==> flow/design.v <==
`timescale 1ns / 1ps
module PEv3(
    clk,
    rst, 
    in_en,
    data_horz,
    data_obli,
    data_vert,
    active,
    A,
    B,
    C,
    D,
    E,
    H,
    horz_out,
    obli_out,
    bypass_en,
    opsum
    );
    parameter iWIDTH = 16;
    parameter oWIDTH = 16;
    localparam M_WIDTH = oWIDTH;
    localparam A_WIDTH = oWIDTH;
    input clk, rst, active, in_en, A, B, C, D, E, H;
    input [iWIDTH-1:0] data_horz, data_obli;
    input [A_WIDTH-1:0] data_vert;
    output logic [A_WIDTH-1:0] opsum;
    output logic [iWIDTH-1:0] horz_out, obli_out;
    output logic bypass_en;
    logic [iWIDTH-1:0] data_a_reg;
    always@(posedge clk) begin
        if (rst == 0) begin
            data_a_reg <= 0;
        end
        else if (A_mux && in_en) begin
            data_a_reg <= data_horz;
        end
        else begin
            data_a_reg <= 0;
        end
    end
    logic [iWIDTH-1:0] data_b_reg;
    always@(posedge clk) begin
        if (rst == 0) begin
            data_b_reg <= 0;
        end
        else if (B_mux && in_en) begin
            data_b_reg <= (H_mux)? data_vert[iWIDTH-1:0]: data_obli;
        end 
        else begin
            data_b_reg <= 0;
        end
    end
    reg [M_WIDTH-1:0] m_reg;
    always@(posedge clk) begin
        if (rst == 0) begin
            m_reg <= 0;
        end
        else begin
            m_reg <= data_a_reg * data_b_reg;
        end
    end
    logic [A_WIDTH-1:0] a_wire;
    always@(m_reg or psum_mux) begin
        a_wire <= m_reg + psum_mux;
    end
    reg [A_WIDTH-1:0] psum_reg;
    always@(posedge clk) begin
        if (rst == 0) begin
            psum_reg <= 0;
        end
        else begin
            psum_reg <= a_wire;
        end
    end
    logic [A_WIDTH-1:0] psum_mux;
    always@(psum_reg or C_mux) begin
        if (C_mux == 1) begin
            psum_mux <= psum_reg;
        end
        else begin
            psum_mux <= 0;
        end
    end
    logic [A_WIDTH-1:0] opsum_mux;
    always@(a_wire or data_vert_mux or D_mux) begin
        if (D_mux == 1) begin
            opsum_mux <= a_wire;
        end
        else begin
            opsum_mux <= data_vert_mux;
        end
    end
    always@(posedge clk) begin
        if (rst == 0) begin
            opsum <= 0;
        end
        else begin
         opsum <= opsum_mux;
        end
    end
    logic [A_WIDTH-1:0] data_vert_mux;
    always@(data_vert or E_mux) begin
        if (E_mux == 1) begin
            data_vert_mux <= data_vert;
        end
        else begin
            data_vert_mux <= 0;
        end
    end
    wire A_mux;
    assign A_mux = (active)? A:0;
    wire B_mux;
    assign B_mux = (active)? B:0;
    wire C_mux;
    assign C_mux = (active)? C:0;
    wire D_mux;
    assign D_mux = (active)? D:0;
    wire E_mux;
    assign E_mux = E;
    wire H_mux;
    assign H_mux = (active)? H:0;
    assign horz_out = data_a_reg;
    assign obli_out = data_b_reg;
    always@(posedge clk) begin
        bypass_en <= in_en;
    end
endmodule
`timescale 1ns / 1ps
module ACv2(
    clk,
    rst,
    ipsum,
    bn_param_in_en,
    bn_param_in,
    config_bits,
    in_en,
    F,
    data_out,
    data_out_en,
    bn_param_out,
    bn_param_out_en
    );
    parameter IN_WIDTH = 32;  
    parameter ACC_WIDTH = 35;  
    parameter BN_SCALE_WIDTH = 16;
    parameter BN_SHIFT_WIDTH = 16;
    localparam BN_PARAM_WIDTH = BN_SCALE_WIDTH + BN_SHIFT_WIDTH;  
    input logic clk, rst, in_en, F, bn_param_in_en;
    input [2:0] config_bits;
    input logic [IN_WIDTH-1:0] ipsum;
    input [BN_PARAM_WIDTH-1:0] bn_param_in;
    output [ACC_WIDTH-1:0] data_out;
    output logic [BN_PARAM_WIDTH-1:0] bn_param_out;
    output logic bn_param_out_en, data_out_en;
    logic [IN_WIDTH-1:0] ipsum_reg;
    always@(posedge clk) begin
        if (~rst) begin
            ipsum_reg <= 0;
        end
        else if (in_en) begin
            ipsum_reg <= ipsum;
        end
        else begin
            ipsum_reg <= 0;
        end
    end
    logic [ACC_WIDTH-1:0] add_node;
    logic [ACC_WIDTH-1:0] psum_reg;
    always@(posedge clk) begin
        if (~rst) begin
            psum_reg <= 0;
        end
        else begin
            psum_reg <= add_node;
        end
    end
    logic in_en_dly;
    always@(posedge clk) begin
        in_en_dly <= in_en;
    end
    logic [ACC_WIDTH-1:0] psum_mux;
    assign psum_mux = (config_bits[2] & in_en_dly)? psum_reg:0;
    assign add_node = ipsum_reg + psum_mux;
    logic [BN_PARAM_WIDTH-1:0] bn_param_reg;
    always@(posedge clk) begin
        if (~rst) begin
            bn_param_reg <= 0;
        end
        else if (bn_param_in_en) begin
            bn_param_reg <= bn_param_in;
        end
    end
    logic [BN_SCALE_WIDTH-1:0] bn_scale;
    assign bn_scale = bn_param_reg[BN_PARAM_WIDTH-1:BN_PARAM_WIDTH-BN_SCALE_WIDTH];
    logic [BN_SHIFT_WIDTH-1:0] bn_shift;
    assign bn_shift = bn_param_reg[BN_SCALE_WIDTH-1:0];
    logic [BN_SCALE_WIDTH+ACC_WIDTH-1:0] bn_scale_node;
    assign bn_scale_node = add_node * bn_scale;
    logic [BN_SCALE_WIDTH+ACC_WIDTH:0] be_shift_node;
    assign be_shift_node = bn_scale_node + bn_shift;
    logic [BN_SCALE_WIDTH+ACC_WIDTH:0] bn_mux;
    assign bn_mux = (config_bits[0])? be_shift_node: add_node;
    logic [BN_SCALE_WIDTH+ACC_WIDTH:0] relu_node;
    assign relu_node = ($signed(bn_mux) > $signed(0))? bn_mux: 0;
    logic [BN_SCALE_WIDTH+ACC_WIDTH:0] relu_mux;
    assign relu_mux = (config_bits[1])? relu_node: bn_mux;
    assign data_out = relu_mux;
    assign data_out_en = F;
    always@(posedge clk) begin
        bn_param_out_en <= bn_param_in_en;
    end
    always@(posedge clk) begin
        bn_param_out <= bn_param_in;
    end
endmodule
`timescale 1ns / 1ps
module SystolicBank_v2(
	clk,
	rst,
	in_en,
	conv_mm,
	isac,
	isrelu,
	isbn,
	active_1,
	active_2,
	active_3,
	data_in_horz_1,
	data_in_horz_2,
	data_in_horz_3,
	data_in_obli_1,
	data_in_obli_2,
	data_in_obli_3,
	data_in_obli_4,
	data_in_obli_5,
	data_in_obli_6,
	bn_param_in,
	bn_param_in_en,
	A_1,
	A_2,
	A_3,
	A_4,
	B_1,
	B_2,
	B_3,
	B_4,
	C_1,
	C_2,
	C_3,
	C_4,
	D_1,
	D_2,
	D_3,
	D_4,
	E_1,
	E_2,
	E_3,
	E_4,
	F_1,
	F_2,
	F_3,
	F_4,
	G_1,
	G_2,
	G_3,
	G_4,
	H_1,
	H_2,
	H_3,
	H_4,
	dout_en_1,
	dout_en_2,
	dout_en_3,
	dout_en_4,
	dout_1,
	dout_2,
	dout_3,
	dout_4
);
	parameter nCols = 4;
	parameter nRows = 3;
	parameter iWidth = 8;
	parameter oWidth = 8;
	localparam MODE_CONV = 0; localparam MODE_MM = 1;
	input clk, rst, in_en, conv_mm, isac, isrelu, isbn;
	input active_1;
	input active_2;
	input active_3;
	input [7:0] data_in_horz_1;
	input [7:0] data_in_horz_2;
	input [7:0] data_in_horz_3;
	input [7:0] data_in_obli_1;
	input [7:0] data_in_obli_2;
	input [7:0] data_in_obli_3;
	input [7:0] data_in_obli_4;
	input [7:0] data_in_obli_5;
	input [7:0] data_in_obli_6;
	input [15:0] bn_param_in;
	input bn_param_in_en;
	input A_1;
	input A_2;
	input A_3;
	input A_4;
	input B_1;
	input B_2;
	input B_3;
	input B_4;
	input C_1;
	input C_2;
	input C_3;
	input C_4;
	input D_1;
	input D_2;
	input D_3;
	input D_4;
	input E_1;
	input E_2;
	input E_3;
	input E_4;
	input F_1;
	input F_2;
	input F_3;
	input F_4;
	input G_1;
	input G_2;
	input G_3;
	input G_4;
	input H_1;
	input H_2;
	input H_3;
	input H_4;
	output [7:0] dout_1;
	output [7:0] dout_2;
	output [7:0] dout_3;
	output [7:0] dout_4;
	output dout_en_1;
	output dout_en_2;
	output dout_en_3;
	output dout_en_4;
	logic bypass_en_1_0;
	logic bypass_en_1_1;
	logic bypass_en_1_2;
	logic bypass_en_1_3;
	logic bypass_en_1_4;
	logic bypass_en_2_0;
	logic bypass_en_2_1;
	logic bypass_en_2_2;
	logic bypass_en_2_3;
	logic bypass_en_2_4;
	logic bypass_en_3_0;
	logic bypass_en_3_1;
	logic bypass_en_3_2;
	logic bypass_en_3_3;
	logic bypass_en_3_4;
	logic [7:0] data_in_vert_1_1;
	logic [7:0] data_in_vert_1_2;
	logic [7:0] data_in_vert_1_3;
	logic [7:0] data_in_vert_1_4;
	logic [7:0] data_in_vert_2_1;
	logic [7:0] data_in_vert_2_2;
	logic [7:0] data_in_vert_2_3;
	logic [7:0] data_in_vert_2_4;
	logic [7:0] data_in_vert_3_1;
	logic [7:0] data_in_vert_3_2;
	logic [7:0] data_in_vert_3_3;
	logic [7:0] data_in_vert_3_4;
	logic [7:0] data_in_vert_4_1;
	logic [7:0] data_in_vert_4_2;
	logic [7:0] data_in_vert_4_3;
	logic [7:0] data_in_vert_4_4;
	logic [7:0] data_in_horz_1_0;
	logic [7:0] data_in_horz_1_1;
	logic [7:0] data_in_horz_1_2;
	logic [7:0] data_in_horz_1_3;
	logic [7:0] data_in_horz_1_4;
	logic [7:0] data_in_horz_2_0;
	logic [7:0] data_in_horz_2_1;
	logic [7:0] data_in_horz_2_2;
	logic [7:0] data_in_horz_2_3;
	logic [7:0] data_in_horz_2_4;
	logic [7:0] data_in_horz_3_0;
	logic [7:0] data_in_horz_3_1;
	logic [7:0] data_in_horz_3_2;
	logic [7:0] data_in_horz_3_3;
	logic [7:0] data_in_horz_3_4;
	logic [7:0] data_in_horz_4_0;
	logic [7:0] data_in_horz_4_1;
	logic [7:0] data_in_horz_4_2;
	logic [7:0] data_in_horz_4_3;
	logic [7:0] data_in_horz_4_4;
	logic [7:0] data_in_obli_1_0;
	logic [7:0] data_in_obli_1_1;
	logic [7:0] data_in_obli_1_2;
	logic [7:0] data_in_obli_1_3;
	logic [7:0] data_in_obli_1_4;
	logic [7:0] data_in_obli_2_0;
	logic [7:0] data_in_obli_2_1;
	logic [7:0] data_in_obli_2_2;
	logic [7:0] data_in_obli_2_3;
	logic [7:0] data_in_obli_2_4;
	logic [7:0] data_in_obli_3_0;
	logic [7:0] data_in_obli_3_1;
	logic [7:0] data_in_obli_3_2;
	logic [7:0] data_in_obli_3_3;
	logic [7:0] data_in_obli_3_4;
	logic [7:0] data_in_obli_4_0;
	logic [7:0] data_in_obli_4_1;
	logic [7:0] data_in_obli_4_2;
	logic [7:0] data_in_obli_4_3;
	logic [7:0] data_in_obli_4_4;
	logic [15:0] bn_param_out_1;
	logic [15:0] bn_param_out_2;
	logic [15:0] bn_param_out_3;
	logic [15:0] bn_param_out_4;
	logic bn_param_out_en_1;
	logic bn_param_out_en_2;
	logic bn_param_out_en_3;
	logic bn_param_out_en_4;
	assign data_in_vert_4_1 = (conv_mm == MODE_CONV)? 0: data_in_obli_3;
	assign data_in_vert_4_2 = (conv_mm == MODE_CONV)? 0: data_in_obli_4;
	assign data_in_vert_4_3 = (conv_mm == MODE_CONV)? 0: data_in_obli_5;
	assign data_in_vert_4_4 = (conv_mm == MODE_CONV)? 0: data_in_obli_6;
	assign bypass_en_1_0 = in_en;
	assign bypass_en_2_0 = in_en;
	assign bypass_en_3_0 = in_en;
	assign data_in_horz_1_0 = data_in_horz_1;
	assign data_in_horz_2_0 = data_in_horz_2;
	assign data_in_horz_3_0 = data_in_horz_3;
	assign data_in_obli_2_0 = (conv_mm == MODE_CONV)? data_in_obli_1: 0;
	assign data_in_obli_3_0 = (conv_mm == MODE_CONV)? data_in_obli_2: 0;
	assign data_in_obli_4_0 = (conv_mm == MODE_CONV)? data_in_obli_3: 0;
	assign data_in_obli_4_1 = (conv_mm == MODE_CONV)? data_in_obli_4: 0;
	assign data_in_obli_4_2 = (conv_mm == MODE_CONV)? data_in_obli_5: 0;
	assign data_in_obli_4_3 = (conv_mm == MODE_CONV)? data_in_obli_6: 0;
	PEv3 # (.iWIDTH(iWidth), .oWIDTH(oWidth)) p_1_1(.clk(clk), .rst(rst), .in_en(bypass_en_1_0), .data_vert(data_in_vert_2_1), .active(active_1), .data_horz(data_in_horz_1_0), .data_obli(data_in_obli_2_0), .A(A_1), .B(B_1), .C(C_1), .D(D_1), .E(E_1), .H(H_1), .horz_out(data_in_horz_1_1), .obli_out(data_in_obli_1_1), .bypass_en(bypass_en_1_1), .opsum(data_in_vert_1_1));
	PEv3 # (.iWIDTH(iWidth), .oWIDTH(oWidth)) p_1_2(.clk(clk), .rst(rst), .in_en(bypass_en_1_1), .data_vert(data_in_vert_2_2), .active(active_1), .data_horz(data_in_horz_1_1), .data_obli(data_in_obli_2_1), .A(A_2), .B(B_2), .C(C_2), .D(D_2), .E(E_2), .H(H_2), .horz_out(data_in_horz_1_2), .obli_out(data_in_obli_1_2), .bypass_en(bypass_en_1_2), .opsum(data_in_vert_1_2));
	PEv3 # (.iWIDTH(iWidth), .oWIDTH(oWidth)) p_1_3(.clk(clk), .rst(rst), .in_en(bypass_en_1_2), .data_vert(data_in_vert_2_3), .active(active_1), .data_horz(data_in_horz_1_2), .data_obli(data_in_obli_2_2), .A(A_3), .B(B_3), .C(C_3), .D(D_3), .E(E_3), .H(H_3), .horz_out(data_in_horz_1_3), .obli_out(data_in_obli_1_3), .bypass_en(bypass_en_1_3), .opsum(data_in_vert_1_3));
	PEv3 # (.iWIDTH(iWidth), .oWIDTH(oWidth)) p_1_4(.clk(clk), .rst(rst), .in_en(bypass_en_1_3), .data_vert(data_in_vert_2_4), .active(active_1), .data_horz(data_in_horz_1_3), .data_obli(data_in_obli_2_3), .A(A_4), .B(B_4), .C(C_4), .D(D_4), .E(E_4), .H(H_4), .horz_out(data_in_horz_1_4), .obli_out(data_in_obli_1_4), .bypass_en(bypass_en_1_4), .opsum(data_in_vert_1_4));
	PEv3 # (.iWIDTH(iWidth), .oWIDTH(oWidth)) p_2_1(.clk(clk), .rst(rst), .in_en(bypass_en_2_0), .data_vert(data_in_vert_3_1), .active(active_2), .data_horz(data_in_horz_2_0), .data_obli(data_in_obli_3_0), .A(A_1), .B(B_1), .C(C_1), .D(D_1), .E(E_1), .H(H_1), .horz_out(data_in_horz_2_1), .obli_out(data_in_obli_2_1), .bypass_en(bypass_en_2_1), .opsum(data_in_vert_2_1));
	PEv3 # (.iWIDTH(iWidth), .oWIDTH(oWidth)) p_2_2(.clk(clk), .rst(rst), .in_en(bypass_en_2_1), .data_vert(data_in_vert_3_2), .active(active_2), .data_horz(data_in_horz_2_1), .data_obli(data_in_obli_3_1), .A(A_2), .B(B_2), .C(C_2), .D(D_2), .E(E_2), .H(H_2), .horz_out(data_in_horz_2_2), .obli_out(data_in_obli_2_2), .bypass_en(bypass_en_2_2), .opsum(data_in_vert_2_2));
	PEv3 # (.iWIDTH(iWidth), .oWIDTH(oWidth)) p_2_3(.clk(clk), .rst(rst), .in_en(bypass_en_2_2), .data_vert(data_in_vert_3_3), .active(active_2), .data_horz(data_in_horz_2_2), .data_obli(data_in_obli_3_2), .A(A_3), .B(B_3), .C(C_3), .D(D_3), .E(E_3), .H(H_3), .horz_out(data_in_horz_2_3), .obli_out(data_in_obli_2_3), .bypass_en(bypass_en_2_3), .opsum(data_in_vert_2_3));
	PEv3 # (.iWIDTH(iWidth), .oWIDTH(oWidth)) p_2_4(.clk(clk), .rst(rst), .in_en(bypass_en_2_3), .data_vert(data_in_vert_3_4), .active(active_2), .data_horz(data_in_horz_2_3), .data_obli(data_in_obli_3_3), .A(A_4), .B(B_4), .C(C_4), .D(D_4), .E(E_4), .H(H_4), .horz_out(data_in_horz_2_4), .obli_out(data_in_obli_2_4), .bypass_en(bypass_en_2_4), .opsum(data_in_vert_2_4));
	PEv3 # (.iWIDTH(iWidth), .oWIDTH(oWidth)) p_3_1(.clk(clk), .rst(rst), .in_en(bypass_en_3_0), .data_vert(data_in_vert_4_1), .active(active_3), .data_horz(data_in_horz_3_0), .data_obli(data_in_obli_4_0), .A(A_1), .B(B_1), .C(C_1), .D(D_1), .E(E_1), .H(H_1), .horz_out(data_in_horz_3_1), .obli_out(data_in_obli_3_1), .bypass_en(bypass_en_3_1), .opsum(data_in_vert_3_1));
	PEv3 # (.iWIDTH(iWidth), .oWIDTH(oWidth)) p_3_2(.clk(clk), .rst(rst), .in_en(bypass_en_3_1), .data_vert(data_in_vert_4_2), .active(active_3), .data_horz(data_in_horz_3_1), .data_obli(data_in_obli_4_1), .A(A_2), .B(B_2), .C(C_2), .D(D_2), .E(E_2), .H(H_2), .horz_out(data_in_horz_3_2), .obli_out(data_in_obli_3_2), .bypass_en(bypass_en_3_2), .opsum(data_in_vert_3_2));
	PEv3 # (.iWIDTH(iWidth), .oWIDTH(oWidth)) p_3_3(.clk(clk), .rst(rst), .in_en(bypass_en_3_2), .data_vert(data_in_vert_4_3), .active(active_3), .data_horz(data_in_horz_3_2), .data_obli(data_in_obli_4_2), .A(A_3), .B(B_3), .C(C_3), .D(D_3), .E(E_3), .H(H_3), .horz_out(data_in_horz_3_3), .obli_out(data_in_obli_3_3), .bypass_en(bypass_en_3_3), .opsum(data_in_vert_3_3));
	PEv3 # (.iWIDTH(iWidth), .oWIDTH(oWidth)) p_3_4(.clk(clk), .rst(rst), .in_en(bypass_en_3_3), .data_vert(data_in_vert_4_4), .active(active_3), .data_horz(data_in_horz_3_3), .data_obli(data_in_obli_4_3), .A(A_4), .B(B_4), .C(C_4), .D(D_4), .E(E_4), .H(H_4), .horz_out(data_in_horz_3_4), .obli_out(data_in_obli_3_4), .bypass_en(bypass_en_3_4), .opsum(data_in_vert_3_4));
	ACv2 # (.IN_WIDTH(oWidth), .ACC_WIDTH(oWidth), .BN_SCALE_WIDTH(oWidth), .BN_SHIFT_WIDTH(oWidth)) ac_1(.clk(clk), .rst(rst), .config_bits({isac, isrelu, isbn}), .in_en(G_1), .ipsum(data_in_vert_1_1), .F(F_1), .bn_param_in_en(bn_param_in_en), .bn_param_in(bn_param_in), .bn_param_out(bn_param_out_1), .bn_param_out_en(bn_param_out_en_1), .data_out_en(dout_en_1), .data_out(dout_1));
	ACv2 # (.IN_WIDTH(oWidth), .ACC_WIDTH(oWidth), .BN_SCALE_WIDTH(oWidth), .BN_SHIFT_WIDTH(oWidth)) ac_2(.clk(clk), .rst(rst), .config_bits({isac, isrelu, isbn}), .in_en(G_2), .ipsum(data_in_vert_1_2), .F(F_2), .bn_param_in_en(bn_param_out_en_1), .bn_param_in(bn_param_out_1), .bn_param_out(bn_param_out_2), .bn_param_out_en(bn_param_out_en_2), .data_out_en(dout_en_2), .data_out(dout_2));
	ACv2 # (.IN_WIDTH(oWidth), .ACC_WIDTH(oWidth), .BN_SCALE_WIDTH(oWidth), .BN_SHIFT_WIDTH(oWidth)) ac_3(.clk(clk), .rst(rst), .config_bits({isac, isrelu, isbn}), .in_en(G_3), .ipsum(data_in_vert_1_3), .F(F_3), .bn_param_in_en(bn_param_out_en_2), .bn_param_in(bn_param_out_2), .bn_param_out(bn_param_out_3), .bn_param_out_en(bn_param_out_en_3), .data_out_en(dout_en_3), .data_out(dout_3));
	ACv2 # (.IN_WIDTH(oWidth), .ACC_WIDTH(oWidth), .BN_SCALE_WIDTH(oWidth), .BN_SHIFT_WIDTH(oWidth)) ac_4(.clk(clk), .rst(rst), .config_bits({isac, isrelu, isbn}), .in_en(G_4), .ipsum(data_in_vert_1_4), .F(F_4), .bn_param_in_en(bn_param_out_en_3), .bn_param_in(bn_param_out_3), .bn_param_out(bn_param_out_4), .bn_param_out_en(bn_param_out_en_4), .data_out_en(dout_en_4), .data_out(dout_4));
endmodule
`timescale 1ns / 1ps
module DFSMv2(
    clk,
    rst,
    start,
    config_bits,
    in_en,
    start_out,
    in_en_bypass,
    A, B, C, D, E, F, G, H
    );
    parameter MAX_nPERIOD = 8;
    parameter MAX_nLMAC = 3*512*8;
    parameter MAX_nSHFT = 192;
    localparam CONF_REG_LEN = $clog2(MAX_nPERIOD) + $clog2(MAX_nLMAC) + $clog2(MAX_nSHFT);
    localparam MAC_CNT_WIDTH = (MAX_nLMAC > MAX_nSHFT)? MAX_nLMAC:MAX_nSHFT;
    input clk, rst, start, in_en;
    input [CONF_REG_LEN:0] config_bits;
    output logic start_out, in_en_bypass, A, B, C, D, E, F, G, H;
    localparam S0 = 0; localparam S1 = 1; localparam S2 = 2; localparam S0p = 3;
    localparam mdCONV = 0; localparam mdMM = 1;
    logic mode;
    assign mode = config_bits[CONF_REG_LEN];
    logic [$clog2(MAX_nPERIOD)-1:0] config_nPeriod;
    assign config_nPeriod = config_bits[CONF_REG_LEN-1:CONF_REG_LEN-$clog2(MAX_nPERIOD)];
    logic [$clog2(MAX_nLMAC)-1:0] config_nLMAC;
    assign config_nLMAC = config_bits[CONF_REG_LEN-$clog2(MAX_nPERIOD)-1:CONF_REG_LEN-$clog2(MAX_nPERIOD)-$clog2(MAX_nLMAC)];
    logic [$clog2(MAX_nSHFT)-1:0] config_nSHFT;
    assign config_nSHFT = config_bits[CONF_REG_LEN-$clog2(MAX_nPERIOD)-$clog2(MAX_nLMAC)-1:0];
    reg [1:0] state;
    always@(posedge clk) begin
        if (rst == 0) begin
            state <= S0;
        end
        else begin
            case (state)
                S0: begin
                        if (start) begin
                            state <= S0p;
                        end
                    end
                S0p: begin
                        if (in_en) begin
                            state <= S1;
                        end
                     end
                S1: begin
                        if (!(mac_count < config_nLMAC-1)) begin
                            state <= S2;
                        end 
                        else begin
                            if (~in_en) begin
                                state <= S0p;
                            end
                        end
                    end
                S2: begin
                        if (!(mac_count < config_nSHFT-1)) begin
                            if (period_count < config_nPeriod-1) begin
                                state <= (in_en)? S1:S0p;
                            end
                            else begin
                                state <= S0;
                            end
                        end
                    end
            endcase
        end
    end
    reg [$clog2(MAC_CNT_WIDTH)-1:0] mac_count;
    always@(posedge clk) begin
        if (~rst) begin
            mac_count <= 0;
        end
        else begin
            if (state == S1) begin
                if (mac_count < config_nLMAC-1) begin
                    mac_count <= mac_count + 1;
                end
                else begin
                    mac_count <= 0;
                end
            end
            else if (state == S2) begin
                if (mac_count < config_nSHFT-1) begin
                    mac_count <= mac_count + 1;
                end
                else begin
                    mac_count <= 0;
                end
            end
            else if (state == S0p) begin
                mac_count <= mac_count;
            end
            else begin
                mac_count <= 0;
            end
        end
    end
    reg [$clog2(MAX_nPERIOD)-1:0] period_count;
    always@(posedge clk) begin
        if (rst == 0) begin
            period_count <= 0;
        end
        else if (state == S0) begin
            period_count <= 0;
        end
        else if (state == S2 && (!(mac_count == MAX_nSHFT-1))) begin
            if (period_count < config_nPeriod-1) begin
                period_count <= period_count + 1;
            end
            else begin
                period_count <= 0;
            end
        end
    end
    always@(state) begin
        if (state == S1) begin
            A = 1;
        end
        else begin
            A = 0;
        end
    end
    always@(state) begin
        if (state == S1 || state == S0p) begin
            B = 1;
        end
        else begin
            B = 0;
        end
    end
    always@(posedge clk) begin
        if (state == S1 || state == S0p) begin
            C <= 1;
        end
        else begin
            C <= 0;
        end
    end
    always@(posedge clk) begin
        if (state == S1) begin
            D <= 1;
        end
        else begin
            D <= 0;
        end
    end
    always@(posedge clk) begin
        if (state == S2) begin
            E <= 1;
        end
        else begin
            E <= 0;
        end
    end
    reg [MAX_nSHFT-1:0] F_dly;
    always@(posedge clk) begin
        if (rst == 0) begin
            F_dly <= 0;
        end
        else if (state == S2 && mac_count == 0) begin
            F_dly <= {F_dly[MAX_nSHFT-2:0], 1'b1};
        end
        else begin
            F_dly <= {F_dly[MAX_nSHFT-2:0], 1'b0};
        end
    end
    always@(posedge clk) begin
        if (rst == 0) begin
            F <= 0;
        end
        else begin
            F <= F_dly[config_nSHFT-1];
        end
    end
    always@(posedge clk) begin
        G <= (state == S2)? 1:0;
    end
    always@(posedge clk) begin
        H <= (mode == mdMM && state == S1)? 1: 0;
    end
    always@(posedge clk) begin
        in_en_bypass <= in_en;
    end
    always@(posedge clk) begin
        start_out <= start;
    end
endmodule
`timescale 1ns / 1ps
module DFSMv3(
    clk,
    rst,
    start,
    config_bits,
    all_data_rdy,
    in_en,
    start_out,
    in_en_bypass,
    data_preread,
    A, B, C, D, E, F, G, H
    );
    parameter MAX_nPERIOD = 8;
    parameter MAX_nLMAC = 3*512*8;
    parameter MAX_nSHFT = 192;
    localparam CONF_REG_LEN = $clog2(MAX_nPERIOD) + $clog2(MAX_nLMAC) + $clog2(MAX_nSHFT);
    localparam MAC_CNT_WIDTH = (MAX_nLMAC > MAX_nSHFT)? MAX_nLMAC:MAX_nSHFT;
    input clk, rst, start, all_data_rdy, in_en;
    input [CONF_REG_LEN:0] config_bits;
    output logic start_out, in_en_bypass, data_preread, A, B, C, D, E, F, G, H;
    localparam S0 = 0; localparam S1 = 1; localparam S2 = 2; localparam S0p = 3;
    localparam mdCONV = 0; localparam mdMM = 1;
    logic mode;
    assign mode = config_bits[CONF_REG_LEN];
    logic [$clog2(MAX_nPERIOD)-1:0] config_nPeriod;
    assign config_nPeriod = config_bits[CONF_REG_LEN-1:CONF_REG_LEN-$clog2(MAX_nPERIOD)];
    logic [$clog2(MAX_nLMAC)-1:0] config_nLMAC;
    assign config_nLMAC = config_bits[CONF_REG_LEN-$clog2(MAX_nPERIOD)-1:CONF_REG_LEN-$clog2(MAX_nPERIOD)-$clog2(MAX_nLMAC)];
    logic [$clog2(MAX_nSHFT)-1:0] config_nSHFT;
    assign config_nSHFT = config_bits[CONF_REG_LEN-$clog2(MAX_nPERIOD)-$clog2(MAX_nLMAC)-1:0];
    reg [1:0] state;
    always@(posedge clk) begin
        if (rst == 0) begin
            state <= S0;
        end
        else begin
            case (state)
                S0: begin
                        if (start) begin
                            state <= S0p;
                        end
                    end
                S0p: begin
                        if (all_data_rdy) begin
                            state <= S1;
                        end
                     end
                S1: begin
                        if (!(mac_count < config_nLMAC-1)) begin
                            state <= S2;
                        end 
                        else begin
                            if (~all_data_rdy) begin
                                state <= S0p;
                            end
                        end
                    end
                S2: begin
                        if (!(mac_count < config_nSHFT-1)) begin
                            if (period_count < config_nPeriod-1) begin
                                state <= (all_data_rdy)? S1:S0p;
                            end
                            else begin
                                state <= S0;
                            end
                        end
                    end
            endcase
        end
    end
    reg [$clog2(MAC_CNT_WIDTH)-1:0] mac_count;
    always@(posedge clk) begin
        if (~rst) begin
            mac_count <= 0;
        end
        else begin
            if (state == S1) begin
                if (mac_count < config_nLMAC-1) begin
                    mac_count <= mac_count + 1;
                end
                else begin
                    mac_count <= 0;
                end
            end
            else if (state == S2) begin
                if (mac_count < config_nSHFT-1) begin
                    mac_count <= mac_count + 1;
                end
                else begin
                    mac_count <= 0;
                end
            end
            else if (state == S0p) begin
                mac_count <= mac_count;
            end
            else begin
                mac_count <= 0;
            end
        end
    end
    reg [$clog2(MAX_nPERIOD)-1:0] period_count;
    always@(posedge clk) begin
        if (rst == 0) begin
            period_count <= 0;
        end
        else if (state == S0) begin
            period_count <= 0;
        end
        else if (state == S2 && (!(mac_count == MAX_nSHFT-1))) begin
            if (period_count < config_nPeriod-1) begin
                period_count <= period_count + 1;
            end
            else begin
                period_count <= 0;
            end
        end
    end
    logic A_dly;
    always@(posedge clk) begin
        if (state == S1) begin
            A_dly <= 1;
        end
        else begin
            A_dly <= 0;
        end
    end
    always@(posedge clk) begin
        A <= A_dly;
    end
    logic B_dly;
    always@(posedge clk) begin
        if (state == S1 || state == S0p) begin
            B_dly <= 1;
        end
        else begin
            B_dly <= 0;
        end
    end
    always@(posedge clk) begin
        B <= B_dly;
    end
    logic [1:0] C_dly;
    always@(posedge clk) begin
        if (state == S1 || state == S0p) begin
            C_dly <= {C_dly[0], 1'b1};
        end
        else begin
            C_dly <= {C_dly[0], 1'b0};
        end
    end
    always@(posedge clk) begin
        C <= C_dly[1];
    end
    logic [2:0] D_dly;
    always@(posedge clk) begin
        if (state == S1) begin
            D_dly <= {D_dly[1:0], 1'b1};
        end
        else begin
            D_dly <= {D_dly[1:0], 1'b0};
        end
    end
    always@(posedge clk) begin
        D <= D_dly[2];
    end
    logic [1:0] E_dly;
    always@(posedge clk) begin
        E_dly <= (state == S2)? {E_dly[0], 1'b1} : {E_dly[0], 1'b0}; 
    end
    always@(posedge clk) begin
        E <= E_dly[1];
    end
    reg [MAX_nSHFT+1:0] F_dly;
    always@(posedge clk) begin
        if (rst == 0) begin
            F_dly <= 0;
        end
        else if (state == S2 && mac_count == 0) begin
            F_dly <= {F_dly[MAX_nSHFT:0], 1'b1};
        end
        else begin
            F_dly <= {F_dly[MAX_nSHFT:0], 1'b0};
        end
    end
    always@(posedge clk) begin
        if (rst == 0) begin
            F <= 0;
        end
        else begin
            F <= F_dly[config_nSHFT+1];
        end
    end
    logic [1:0] G_dly;
    always@(posedge clk) begin
        G_dly <= (state == S2)? {G_dly[0], 1'b1}:{G_dly[0], 1'b0};
    end
    always@(posedge clk) begin
        G <= G_dly[1];
    end
    logic [1:0] H_dly;
    always@(posedge clk) begin
        H_dly <= (mode == mdMM && state == S1)? {H_dly[0], 1'b1}: {H_dly[0], 1'b0};
    end
    always@(posedge clk) begin
        H <= H_dly[1];
    end
    always@(posedge clk) begin
        in_en_bypass <= in_en;
    end
    always@(posedge clk) begin
        start_out <= start;
    end
    assign data_preread = (state == S1)? 1: 0;
endmodule
module SystolicCore(
	input clk,
	input rst,
	input start,
	input mode_conv_mm,
	input isac,
	input isrelu,
	input isbn,
	input [22:0] dfsm_config,
	input all_data_rdy,
	input pe_config_1_1,
	input pe_config_1_2,
	input pe_config_1_3,
	input pe_config_2_1,
	input pe_config_2_2,
	input pe_config_2_3,
	input [7:0] data_horz_1_1,
	input [7:0] data_horz_1_2,
	input [7:0] data_horz_1_3,
	input [7:0] data_horz_2_1,
	input [7:0] data_horz_2_2,
	input [7:0] data_horz_2_3,
	input [7:0] data_obli_1,
	input [7:0] data_obli_2,
	input [7:0] data_obli_3,
	input [7:0] data_obli_4,
	input [7:0] data_obli_5,
	input [7:0] data_obli_6,
	input [15:0] data_bn_1,
	input [15:0] data_bn_2,
	input data_bn_en,
	output data_preread,
	output [7:0] dout_1_1,
	output [7:0] dout_1_2,
	output [7:0] dout_1_3,
	output [7:0] dout_1_4,
	output [7:0] dout_2_1,
	output [7:0] dout_2_2,
	output [7:0] dout_2_3,
	output [7:0] dout_2_4,
	output dout_en_1_1,
	output dout_en_1_2,
	output dout_en_1_3,
	output dout_en_1_4,
	output dout_en_2_1,
	output dout_en_2_2,
	output dout_en_2_3,
	output dout_en_2_4
);
	parameter nCols = 4;
	parameter nRows = 3;
	parameter iWidth = 8;
	parameter oWidth = 8;
	parameter DFSM_MAX_nPERIOD = 512;
	parameter DFSM_MAX_nLMAC = 3072;
	parameter DFSM_MAX_nSHFT = 3;
	logic A_1, A_2, A_3, A_4;
	logic B_1, B_2, B_3, B_4;
	logic C_1, C_2, C_3, C_4;
	logic D_1, D_2, D_3, D_4;
	logic E_1, E_2, E_3, E_4;
	logic F_1, F_2, F_3, F_4;
	logic G_1, G_2, G_3, G_4;
	logic H_1, H_2, H_3, H_4;
	logic dfsm_data_en_1, dfsm_data_en_2, dfsm_data_en_3, dfsm_data_en_4;
	logic start_bypass_1, start_bypass_2, start_bypass_3, start_bypass_4;
	logic array_data_en;
	always@(posedge clk) begin
		if (~rst) begin
			array_data_en <= 0;
		end
		else begin
			array_data_en <= data_preread;
		end
	end
	SystolicBank_v2 # (.iWidth(iWidth), .oWidth(oWidth), .nRows(nRows), .nCols(nCols)) bank_1(.clk(clk), .rst(rst), .in_en(array_data_en), .conv_mm(mode_conv_mm), .isac(isac), .isrelu(isrelu), .isbn(isbn), .bn_param_in_en(data_bn_en), .bn_param_in(data_bn_1), .active_1(pe_config_1_1), .active_2(pe_config_1_2), .active_3(pe_config_1_3), .data_in_horz_1(data_horz_1_1), .data_in_horz_2(data_horz_1_2), .data_in_horz_3(data_horz_1_3), .data_in_obli_1(data_obli_1), .data_in_obli_2(data_obli_2), .data_in_obli_3(data_obli_3), .data_in_obli_4(data_obli_4), .data_in_obli_5(data_obli_5), .data_in_obli_6(data_obli_6), .A_1(A_1), .A_2(A_2), .A_3(A_3), .A_4(A_4), .B_1(B_1), .B_2(B_2), .B_3(B_3), .B_4(B_4), .C_1(C_1), .C_2(C_2), .C_3(C_3), .C_4(C_4), .D_1(D_1), .D_2(D_2), .D_3(D_3), .D_4(D_4), .E_1(E_1), .E_2(E_2), .E_3(E_3), .E_4(E_4), .F_1(F_1), .F_2(F_2), .F_3(F_3), .F_4(F_4), .G_1(G_1), .G_2(G_2), .G_3(G_3), .G_4(G_4), .H_1(H_1), .H_2(H_2), .H_3(H_3), .H_4(H_4), .dout_en_1(dout_en_1_1), .dout_en_2(dout_en_1_2), .dout_en_3(dout_en_1_3), .dout_en_4(dout_en_1_4), .dout_1(dout_1_1), .dout_2(dout_1_2), .dout_3(dout_1_3), .dout_4(dout_1_4));
	SystolicBank_v2 # (.iWidth(iWidth), .oWidth(oWidth), .nRows(nRows), .nCols(nCols)) bank_2(.clk(clk), .rst(rst), .in_en(array_data_en), .conv_mm(mode_conv_mm), .isac(isac), .isrelu(isrelu), .isbn(isbn), .bn_param_in_en(data_bn_en), .bn_param_in(data_bn_2), .active_1(pe_config_2_1), .active_2(pe_config_2_2), .active_3(pe_config_2_3), .data_in_horz_1(data_horz_2_1), .data_in_horz_2(data_horz_2_2), .data_in_horz_3(data_horz_2_3), .data_in_obli_1(data_obli_1), .data_in_obli_2(data_obli_2), .data_in_obli_3(data_obli_3), .data_in_obli_4(data_obli_4), .data_in_obli_5(data_obli_5), .data_in_obli_6(data_obli_6), .A_1(A_1), .A_2(A_2), .A_3(A_3), .A_4(A_4), .B_1(B_1), .B_2(B_2), .B_3(B_3), .B_4(B_4), .C_1(C_1), .C_2(C_2), .C_3(C_3), .C_4(C_4), .D_1(D_1), .D_2(D_2), .D_3(D_3), .D_4(D_4), .E_1(E_1), .E_2(E_2), .E_3(E_3), .E_4(E_4), .F_1(F_1), .F_2(F_2), .F_3(F_3), .F_4(F_4), .G_1(G_1), .G_2(G_2), .G_3(G_3), .G_4(G_4), .H_1(H_1), .H_2(H_2), .H_3(H_3), .H_4(H_4), .dout_en_1(dout_en_2_1), .dout_en_2(dout_en_2_2), .dout_en_3(dout_en_2_3), .dout_en_4(dout_en_2_4), .dout_1(dout_2_1), .dout_2(dout_2_2), .dout_3(dout_2_3), .dout_4(dout_2_4));
	DFSMv3 # (.MAX_nPERIOD(DFSM_MAX_nPERIOD), .MAX_nLMAC(DFSM_MAX_nLMAC), .MAX_nSHFT(DFSM_MAX_nSHFT)) fsm_1(.clk(clk), .rst(rst), .config_bits({mode_conv_mm, dfsm_config}), .all_data_rdy(all_data_rdy), .in_en(array_data_en), .start(start), .data_preread(data_preread), .in_en_bypass(dfsm_data_en_1), .start_out(start_bypass_1), .A(A_1), .B(B_1), .C(C_1), .D(D_1), .E(E_1), .F(F_1), .G(G_1), .H(H_1));
	DFSMv2 # (.MAX_nPERIOD(DFSM_MAX_nPERIOD), .MAX_nLMAC(DFSM_MAX_nLMAC), .MAX_nSHFT(DFSM_MAX_nSHFT)) fsm_2(.clk(clk), .rst(rst), .config_bits({mode_conv_mm, dfsm_config}), .in_en(dfsm_data_en_1), .start(start_bypass_1), .in_en_bypass(dfsm_data_en_2), .start_out(start_bypass_2), .A(A_2), .B(B_2), .C(C_2), .D(D_2), .E(E_2), .F(F_2), .G(G_2), .H(H_2));
	DFSMv2 # (.MAX_nPERIOD(DFSM_MAX_nPERIOD), .MAX_nLMAC(DFSM_MAX_nLMAC), .MAX_nSHFT(DFSM_MAX_nSHFT)) fsm_3(.clk(clk), .rst(rst), .config_bits({mode_conv_mm, dfsm_config}), .in_en(dfsm_data_en_2), .start(start_bypass_2), .in_en_bypass(dfsm_data_en_3), .start_out(start_bypass_3), .A(A_3), .B(B_3), .C(C_3), .D(D_3), .E(E_3), .F(F_3), .G(G_3), .H(H_3));
	DFSMv2 # (.MAX_nPERIOD(DFSM_MAX_nPERIOD), .MAX_nLMAC(DFSM_MAX_nLMAC), .MAX_nSHFT(DFSM_MAX_nSHFT)) fsm_4(.clk(clk), .rst(rst), .config_bits({mode_conv_mm, dfsm_config}), .in_en(dfsm_data_en_3), .start(start_bypass_3), .in_en_bypass(dfsm_data_en_4), .start_out(start_bypass_4), .A(A_4), .B(B_4), .C(C_4), .D(D_4), .E(E_4), .F(F_4), .G(G_4), .H(H_4));
endmodule
==> reports on SystolicCore <==
## Step by step through the tools: SystolicCore

Each step is given for the RTL above and for the edited RTL.
Lines under "before" count in the file above, lines under "after" in the edited file.
"change" is "after" less "before", of the values as shown; "relative change" is that difference over "before", in percent.
Library cell names are shortened.
A cell with -- has no value.

- Top: SystolicCore
- Clock input: clk
- Cell library: sky130hd
- Library corner: tt_025C_1v80

## The edit

The edit as a unified diff against the file above.
The edited RTL no longer does the same as the RTL above: the edit was made by script, with no optimisation intended.

```diff
@@ -907,5 +907,5 @@
 	parameter nCols = 4;
 	parameter nRows = 3;
-	parameter iWidth = 8;
+	parameter iWidth = 6;
 	parameter oWidth = 8;
 	parameter DFSM_MAX_nPERIOD = 512;
```

## After elaboration

Source: Yosys, flattened and elaborated, memories not mapped. Widths are those after wreduce. Registers that Yosys merges into a memory's read port (data or address) are not register bits. Print and check cells do not count.

Storage and ports:

| item | before | after | change | relative change (%) |
|---|---|---|---|---|
| bits in latches | 0 | 0 | 0 | -- |
| memory bits (read-only) | 0 | 0 | 0 | -- |
| bits in writable memories | 0 | 0 | 0 | -- |
| output and inout bits | 73 | 73 | 0 | 0.00 |
| input bits | 166 | 166 | 0 | 0.00 |
| register bits | 1471 | 1375 | -96 | -6.53 |
| word width x clocked read ports | 0 | 0 | 0 | -- |
| memories | 0 | 0 | 0 | -- |
| elaborated cells | 839 | 839 | 0 | 0.00 |

Cells by class:

| item | before | after | change | relative change (%) |
|---|---|---|---|---|
| divide/modulo/power cells | 0 | 0 | 0 | -- |
| shift operators | 4 | 4 | 0 | 0.00 |
| muxes and demuxes | 337 | 337 | 0 | 0.00 |
| reduce/logical cells | 140 | 140 | 0 | 0.00 |
| bitwise operators | 5 | 5 | 0 | 0.00 |
| multipliers | 32 | 32 | 0 | 0.00 |
| $add $sub $neg | 52 | 52 | 0 | 0.00 |
| equal/unequal tests | 36 | 36 | 0 | 0.00 |
| magnitude comparators | 20 | 20 | 0 | 0.00 |

Operator list:

| kind | before | after | change | relative change (%) |
|---|---|---|---|---|
| 2-to-1 mux 8 bit | 126 | 96 | -30 | -23.81 |
| 2-to-1 mux 6 bit | 0 | 30 | +30 | -- |
| multiplier 8 x 8 -> 8 bit | 24 | 0 | -24 | -100.00 |
| multiplier 6 x 6 -> 8 bit | 0 | 24 | +24 | -- |

Operator kinds equal on both sides are left out: 37.

## Logic depth

Longest topological path by Yosys (ltp), each cell counted once; first at word level (registers and memories cut), then after technology mapping (sequential cells cut; the memories' decode and read muxes count).

Depth:

| item | before | after | change | relative change (%) |
|---|---|---|---|---|
| depth in word-level cells | 9 | 9 | 0 | 0.00 |
| ABC_AREA | 0 | 0 | -- | -- |
| gate-level depth with buffers | 28 | 29 | +1 | +3.57 |
| mapped depth without buffers | 26 | 26 | 0 | 0.00 |

## Mapped cells and area

The flow's flattened synthesis, as Yosys stat reports it; memories are mapped. The netlist is that of the ABC_AREA named above (0 if unset); the other value can give another one.

Synthesis totals:

| item | before | after | change | relative change (%) |
|---|---|---|---|---|
| mapped area (um^2) | 96929.2 | 88966.6 | -7962.6 | -8.21 |
| buffer cells | 324 | 310 | -14 | -4.32 |
| standard cells after synthesis | 10668 | 9679 | -989 | -9.27 |
| mapped flip-flops | 1469 | 1373 | -96 | -6.54 |
| area of sequential cells (um^2) | 29408.2 | 27486.4 | -1921.8 | -6.53 |

Cell types:

| cell | before | after | change | relative change (%) |
|---|---|---|---|---|
| inv_1 | 1209 | 962 | -247 | -20.43 |
| and2_1 | 1337 | 1129 | -208 | -15.56 |
| ha_1 | 1067 | 947 | -120 | -11.25 |
| dfxtp_1 | 1469 | 1373 | -96 | -6.54 |
| xnor2_1 | 475 | 383 | -92 | -19.37 |
| a21oi_1 | 470 | 427 | -43 | -9.15 |
| xor2_1 | 244 | 201 | -43 | -17.62 |
| o21bai_1 | 60 | 35 | -25 | -41.67 |
| o21ai_0 | 88 | 65 | -23 | -26.14 |
| a21o_1 | 165 | 187 | +22 | +13.33 |
| nand2_1 | 964 | 949 | -15 | -1.56 |
| nand3_1 | 321 | 307 | -14 | -4.36 |
| mux2i_1 | 176 | 190 | +14 | +7.95 |
| o21ai_1 | 6 | 19 | +13 | +216.67 |
| nor2b_1 | 63 | 51 | -12 | -19.05 |
| a31oi_1 | 58 | 46 | -12 | -20.69 |
| o211ai_1 | 18 | 6 | -12 | -66.67 |
| or4_1 | 12 | 2 | -10 | -83.33 |

Cell types equal on both sides are left out: 9.
The list need not be complete.
The figures by module come from a second, unflattened synthesis with its own total; it is not the netlist above.

Second synthesis, totals:

| item | before | after | change | relative change (%) |
|---|---|---|---|---|
| cell total of the unflattened synthesis | 11098 | 10244 | -854 | -7.70 |
| area total of the unflattened synthesis (um^2) | 101603.7 | 95347.7 | -6256.0 | -6.16 |

Each row is one instance without its submodules.

Modules, before:

| module | seq. area (um^2) | cells | area (um^2) | times used |
|---|---|---|---|---|
| PEv3 | 820.8 | 270 | 2428.6 | 24 |
| ACv2 | 1001.0 | 409 | 3998.8 | 8 |
| DFSMv2 | 700.7 | 288 | 2486.1 | 3 |
| DFSMv3 | 920.9 | 304 | 2756.4 | 1 |
| SystolicBank_v2 | 0.0 | 88 | 543.0 | 2 |
| SystolicCore | 20.0 | 2 | 26.3 | 1 |

Modules, after:

| module | seq. area (um^2) | cells | area (um^2) | times used |
|---|---|---|---|---|
| PEv3 | 740.7 | 235 | 2152.1 | 24 |
| ACv2 | 1001.0 | 409 | 4080.2 | 8 |
| DFSMv2 | 700.7 | 294 | 2447.3 | 3 |
| DFSMv3 | 920.9 | 298 | 2737.6 | 1 |
| SystolicBank_v2 | 0.0 | 75 | 475.5 | 2 |
| SystolicCore | 20.0 | 2 | 26.3 | 1 |

## Timing after synthesis

Source: OpenSTA report_checks on the synthesized netlist (no wires, ideal clock, input and output delay 20% of the period each), path of least setup slack; recovery checks are left aside. Register names are those of the netlist, which keeps one name where synthesis merged equal registers.

Path post-synthesis:

| item | before | after | change | relative change (%) |
|---|---|---|---|---|
| path kind | input to output | input to output | -- | -- |
| from | in isac | in isac | -- | -- |
| to | out dout_1_3[0] | out dout_1_4[0] | -- | -- |
| input delay (ps) | 2400 | 2400 | 0 | 0.00 |
| required time (ps) | 9600 | 9600 | 0 | 0.00 |
| stages | 27 | 26 | -1 | -3.70 |
| external output delay (ps) | 2400 | 2400 | 0 | 0.00 |
| path slack (ps) | 920 | 753 | -167 | -- |
| arrival time (ps) | 8680 | 8847 | +167 | +1.92 |
| delay of the path (ps) | 6280 | 6447 | +167 | +2.66 |
| time at the first pin (ps) | 2400 | 2400 | 0 | 0.00 |
| buffers on the path | 4 | 3 | -1 | -25.00 |
| period (ps) | 12000 | 12000 | 0 | 0.00 |
| synthesis period reached (ps) | 11080 | 11247 | +167 | +1.51 |

"delay of the path" = arrival - input delay + setup time.
At an output port there is no setup time.
"stages" counts driving pins, that of a launching flip-flop among them; a cell with two outputs on the path counts twice.
"synthesis period reached" = period - worst setup slack (recovery checks aside). The figure is calculated, with input and output delays left at 20% of the set period.
Between the ends stands the longest chain of elaborated cells between them, by number of cells; it is not shown to be the way that was timed. Of several equally long chains one is given.
A line is the first line of the expression or statement that the cell stems from. Yosys adds cells for indexed reads and writes and turns some case tables into memories.

Between the ends, post-synthesis, before:
- Cells stage by stage: clkbuf_1 > clkbuf_1 > clkbuf_1 > and3_1 > ha_1 > fa_1 > a211oi_1 > o21bai_1 > a21oi_1 > xnor2_1 > clkbuf_1 > and2_1 > fa_1 > fa_1 > inv_1 > fa_1 > fa_1 > inv_1 > ha_1 > o21ai_0 > o21ai_0 > a21oi_1 > mux2_2 > nor4_1 > a41o_1 > a31o_2 > nor2_1
- Length of the longest elaborated chain: 9
- Elaborated cells on any way between the ends: 9
- Source lines of those cells: 7
- Classes of those cells: add/sub (2); mul (1); compare (1); mux (4); logic (1)

RTL lines, path post-synthesis, before:

| item | line | text |
|---|---|---|
| start, declared | 863 | `input isac,` |
| AND 1 bit | 184 | `assign psum_mux = (config_bits[2] & in_en_dly)? psum_reg:0;` |
| 2-to-1 mux 8 bit | 184 |  |
| adder 8 bit | 185 | `assign add_node = ipsum_reg + psum_mux;` |
| multiplier 8 x 8 -> 16 bit | 200 | `assign bn_scale_node = add_node * bn_scale;` |
| adder 16 x 8 -> 17 bit | 202 | `assign be_shift_node = bn_scale_node + bn_shift;` |
| 2-to-1 mux 17 bit | 204 | `assign bn_mux = (config_bits[0])? be_shift_node: add_node;` |
| > comparator 17 x 1 -> 1 bit | 206 | `assign relu_node = ($signed(bn_mux) > $signed(0))? bn_mux: 0;` |
| 2-to-1 mux 8 bit | 206 |  |
| 2-to-1 mux 8 bit | 208 | `assign relu_mux = (config_bits[1])? relu_node: bn_mux;` |
| end, declared | 892 | `output [7:0] dout_1_3,` |

Between the ends, post-synthesis, after:
- Cells stage by stage: clkbuf_1 > clkbuf_1 > and3_1 > ha_1 > fa_1 > a211oi_1 > o21bai_1 > a21oi_1 > xnor2_1 > clkbuf_1 > and2_1 > fa_1 > fa_1 > fa_1 > inv_1 > fa_1 > inv_1 > ha_1 > nor3b_1 > or4_4 > a2111oi_2 > nand4_1 > a2111o_1 > o32ai_1 > a31o_2 > nor2_1
- Length of the longest elaborated chain: 9
- Elaborated cells on any way between the ends: 9
- Source lines of those cells: 7
- Classes of those cells: add/sub (2); mul (1); compare (1); mux (4); logic (1)

RTL lines, path post-synthesis, after:

| item | line | text |
|---|---|---|
| start, declared | 863 | `input isac,` |
| AND 1 bit | 184 | `assign psum_mux = (config_bits[2] & in_en_dly)? psum_reg:0;` |
| 2-to-1 mux 8 bit | 184 |  |
| adder 8 bit | 185 | `assign add_node = ipsum_reg + psum_mux;` |
| multiplier 8 x 8 -> 16 bit | 200 | `assign bn_scale_node = add_node * bn_scale;` |
| adder 16 x 8 -> 17 bit | 202 | `assign be_shift_node = bn_scale_node + bn_shift;` |
| 2-to-1 mux 17 bit | 204 | `assign bn_mux = (config_bits[0])? be_shift_node: add_node;` |
| > comparator 17 x 1 -> 1 bit | 206 | `assign relu_node = ($signed(bn_mux) > $signed(0))? bn_mux: 0;` |
| 2-to-1 mux 8 bit | 206 |  |
| 2-to-1 mux 8 bit | 208 | `assign relu_mux = (config_bits[1])? relu_node: bn_mux;` |
| end, declared | 893 | `output [7:0] dout_1_4,` |

## Worst path after layout

From the final timing report of each run of set A: the path of least setup slack in the routed layout; clock arrival at registers is part of the times.
The report prints the path's times to 10 ps; the period is as set.

Path post-layout:

| item | before | after | change | relative change (%) |
|---|---|---|---|---|
| path kind | input to output | input to output | -- | -- |
| from | in isac | in isac | -- | -- |
| to | out dout_1_3[3] | out dout_1_4[1] | -- | -- |
| required time (ps) | 9440 | 9440 | 0 | 0.00 |
| path slack (ps) | 330 | 340 | +10 | -- |
| arrival time (ps) | 9110 | 9100 | -10 | -0.11 |
| time at the first pin (ps) | 2360 | 2360 | 0 | 0.00 |
| input delay (ps) | 2360 | 2360 | 0 | 0.00 |
| external output delay (ps) | 2360 | 2360 | 0 | 0.00 |
| buffers on the path | 3 | 2 | -1 | -33.33 |
| period (ps) | 11800 | 11800 | 0 | 0.00 |
| stages | 26 | 25 | -1 | -3.85 |

Between the ends stands the longest chain of elaborated cells between them, by number of cells; it is not shown to be the way that was timed. Of several equally long chains one is given.

Between the ends, post-layout, before:
- Cells stage by stage: clkbuf_4 > buf_12 > and3_1 > ha_1 > fa_2 > a211oi_2 > o21bai_1 > a21oi_2 > xnor2_4 > and2_4 > fa_1 > fa_1 > fa_1 > inv_1 > fa_1 > inv_1 > ha_1 > o21ai_2 > a21boi_0 > a21oi_2 > mux2_2 > nor4_2 > a41o_1 > a31o_4 > nor2_1 > clkdlybuf4s50_1
- Length of the longest elaborated chain: 9
- Elaborated cells on any way between the ends: 9
- Source lines of those cells: 7
- Classes of those cells: add/sub (2); mul (1); compare (1); mux (4); logic (1)

RTL lines, path post-layout, before:

| item | line | text |
|---|---|---|
| start, declared | 863 | `input isac,` |
| AND 1 bit | 184 | `assign psum_mux = (config_bits[2] & in_en_dly)? psum_reg:0;` |
| 2-to-1 mux 8 bit | 184 |  |
| adder 8 bit | 185 | `assign add_node = ipsum_reg + psum_mux;` |
| multiplier 8 x 8 -> 16 bit | 200 | `assign bn_scale_node = add_node * bn_scale;` |
| adder 16 x 8 -> 17 bit | 202 | `assign be_shift_node = bn_scale_node + bn_shift;` |
| 2-to-1 mux 17 bit | 204 | `assign bn_mux = (config_bits[0])? be_shift_node: add_node;` |
| > comparator 17 x 1 -> 1 bit | 206 | `assign relu_node = ($signed(bn_mux) > $signed(0))? bn_mux: 0;` |
| 2-to-1 mux 8 bit | 206 |  |
| 2-to-1 mux 8 bit | 208 | `assign relu_mux = (config_bits[1])? relu_node: bn_mux;` |
| end, declared | 892 | `output [7:0] dout_1_3,` |

Between the ends, post-layout, after:
- Cells stage by stage: clkbuf_4 > and3_1 > ha_1 > fa_2 > a211oi_4 > o21bai_1 > a21oi_2 > xnor2_2 > and2_1 > fa_1 > fa_1 > fa_1 > inv_1 > fa_1 > inv_1 > ha_1 > nor3b_1 > or4_4 > a2111oi_2 > nand4_1 > a2111o_1 > o32ai_2 > a31o_2 > nor2_1 > clkdlybuf4s50_1
- Length of the longest elaborated chain: 9
- Elaborated cells on any way between the ends: 9
- Source lines of those cells: 7
- Classes of those cells: add/sub (2); mul (1); compare (1); mux (4); logic (1)

RTL lines, path post-layout, after:

| item | line | text |
|---|---|---|
| start, declared | 863 | `input isac,` |
| AND 1 bit | 184 | `assign psum_mux = (config_bits[2] & in_en_dly)? psum_reg:0;` |
| 2-to-1 mux 8 bit | 184 |  |
| adder 8 bit | 185 | `assign add_node = ipsum_reg + psum_mux;` |
| multiplier 8 x 8 -> 16 bit | 200 | `assign bn_scale_node = add_node * bn_scale;` |
| adder 16 x 8 -> 17 bit | 202 | `assign be_shift_node = bn_scale_node + bn_shift;` |
| 2-to-1 mux 17 bit | 204 | `assign bn_mux = (config_bits[0])? be_shift_node: add_node;` |
| > comparator 17 x 1 -> 1 bit | 206 | `assign relu_node = ($signed(bn_mux) > $signed(0))? bn_mux: 0;` |
| 2-to-1 mux 8 bit | 206 |  |
| 2-to-1 mux 8 bit | 208 | `assign relu_mux = (config_bits[1])? relu_node: bn_mux;` |
| end, declared | 893 | `output [7:0] dout_1_4,` |

## Measured runs

Both versions went through the flow (Yosys, OpenROAD) with the same settings in each pair. Constraints: input delay and output delay 20% of the set period each, output load 0.01 pF.

Flow settings, set A:
- CORE_UTILIZATION: 45
- PLACE_DENSITY: 0.6
- period_ns: 11.8
- CAP_MARGIN: 20
- CORE_MARGIN: 2
- SLEW_MARGIN: 20

Results, set A:

| item | before | after | change | relative change (%) |
|---|---|---|---|---|
| die outline area (um^2) | 219127.0 | 201278.0 | -17849.0 | -8.15 |
| clock period achieved (ps) | 11473 | 11464 | -9 | -0.08 |
| standard-cell area after routing (um^2) | 108592.0 | 99819.5 | -8772.5 | -8.08 |
| lowest hold slack (ps) | 326 | 326 | 0 | -- |
| setup total negative slack (ps) | 0 | 0 | 0 | -- |
| worst setup slack after layout (ps) | 327 | 336 | +9 | -- |
| netlist area reported by Yosys (um^2) | 96929.2 | 88966.6 | -7962.6 | -8.21 |
| utilization after layout (%) | 50.6 | 50.7 | +0.1 | -- |
| power consumption (mW) | 11.140 | 10.270 | -0.870 | -7.81 |

Flow settings, set B:
- CAP_MARGIN: 0
- CELL_PAD_IN_SITES_DETAIL_PLACEMENT: 1
- CELL_PAD_IN_SITES_GLOBAL_PLACEMENT: 1
- CORE_MARGIN: 4
- CORE_UTILIZATION: 15
- CTS_CLUSTER_DIAMETER: 66
- CTS_CLUSTER_SIZE: 10
- GPL_TIMING_DRIVEN: 1
- PLACE_DENSITY_LB_ADDON: 0.12
- SETUP_SLACK_MARGIN: 0.9
- SLEW_MARGIN: 10
- period_ns: 7.7

Results, set B:

| item | before | after | change | relative change (%) |
|---|---|---|---|---|
| die outline area (um^2) | 659117.0 | 605494.0 | -53623.0 | -8.14 |
| clock period achieved (ps) | 9256 | 9339 | +83 | +0.90 |
| standard-cell area after routing (um^2) | 123996.0 | 113688.0 | -10308.0 | -8.31 |
| lowest hold slack (ps) | 321 | 326 | +5 | -- |
| setup total negative slack (ps) | -90503 | -89362 | +1141 | -- |
| worst setup slack after layout (ps) | -1556 | -1639 | -83 | -- |
| netlist area reported by Yosys (um^2) | 96929.2 | 88966.6 | -7962.6 | -8.21 |
| utilization after layout (%) | 19.2 | 19.3 | +0.1 | -- |
| power consumption (mW) | 19.660 | 17.973 | -1.687 | -8.58 |

"clock period achieved" is the run's clock period less its worst setup slack. It is reckoned from that one timing run; input and output delays stay at 20% of the period that was set.
"power consumption": no workload was simulated; the value follows from the tool's default switching activity.
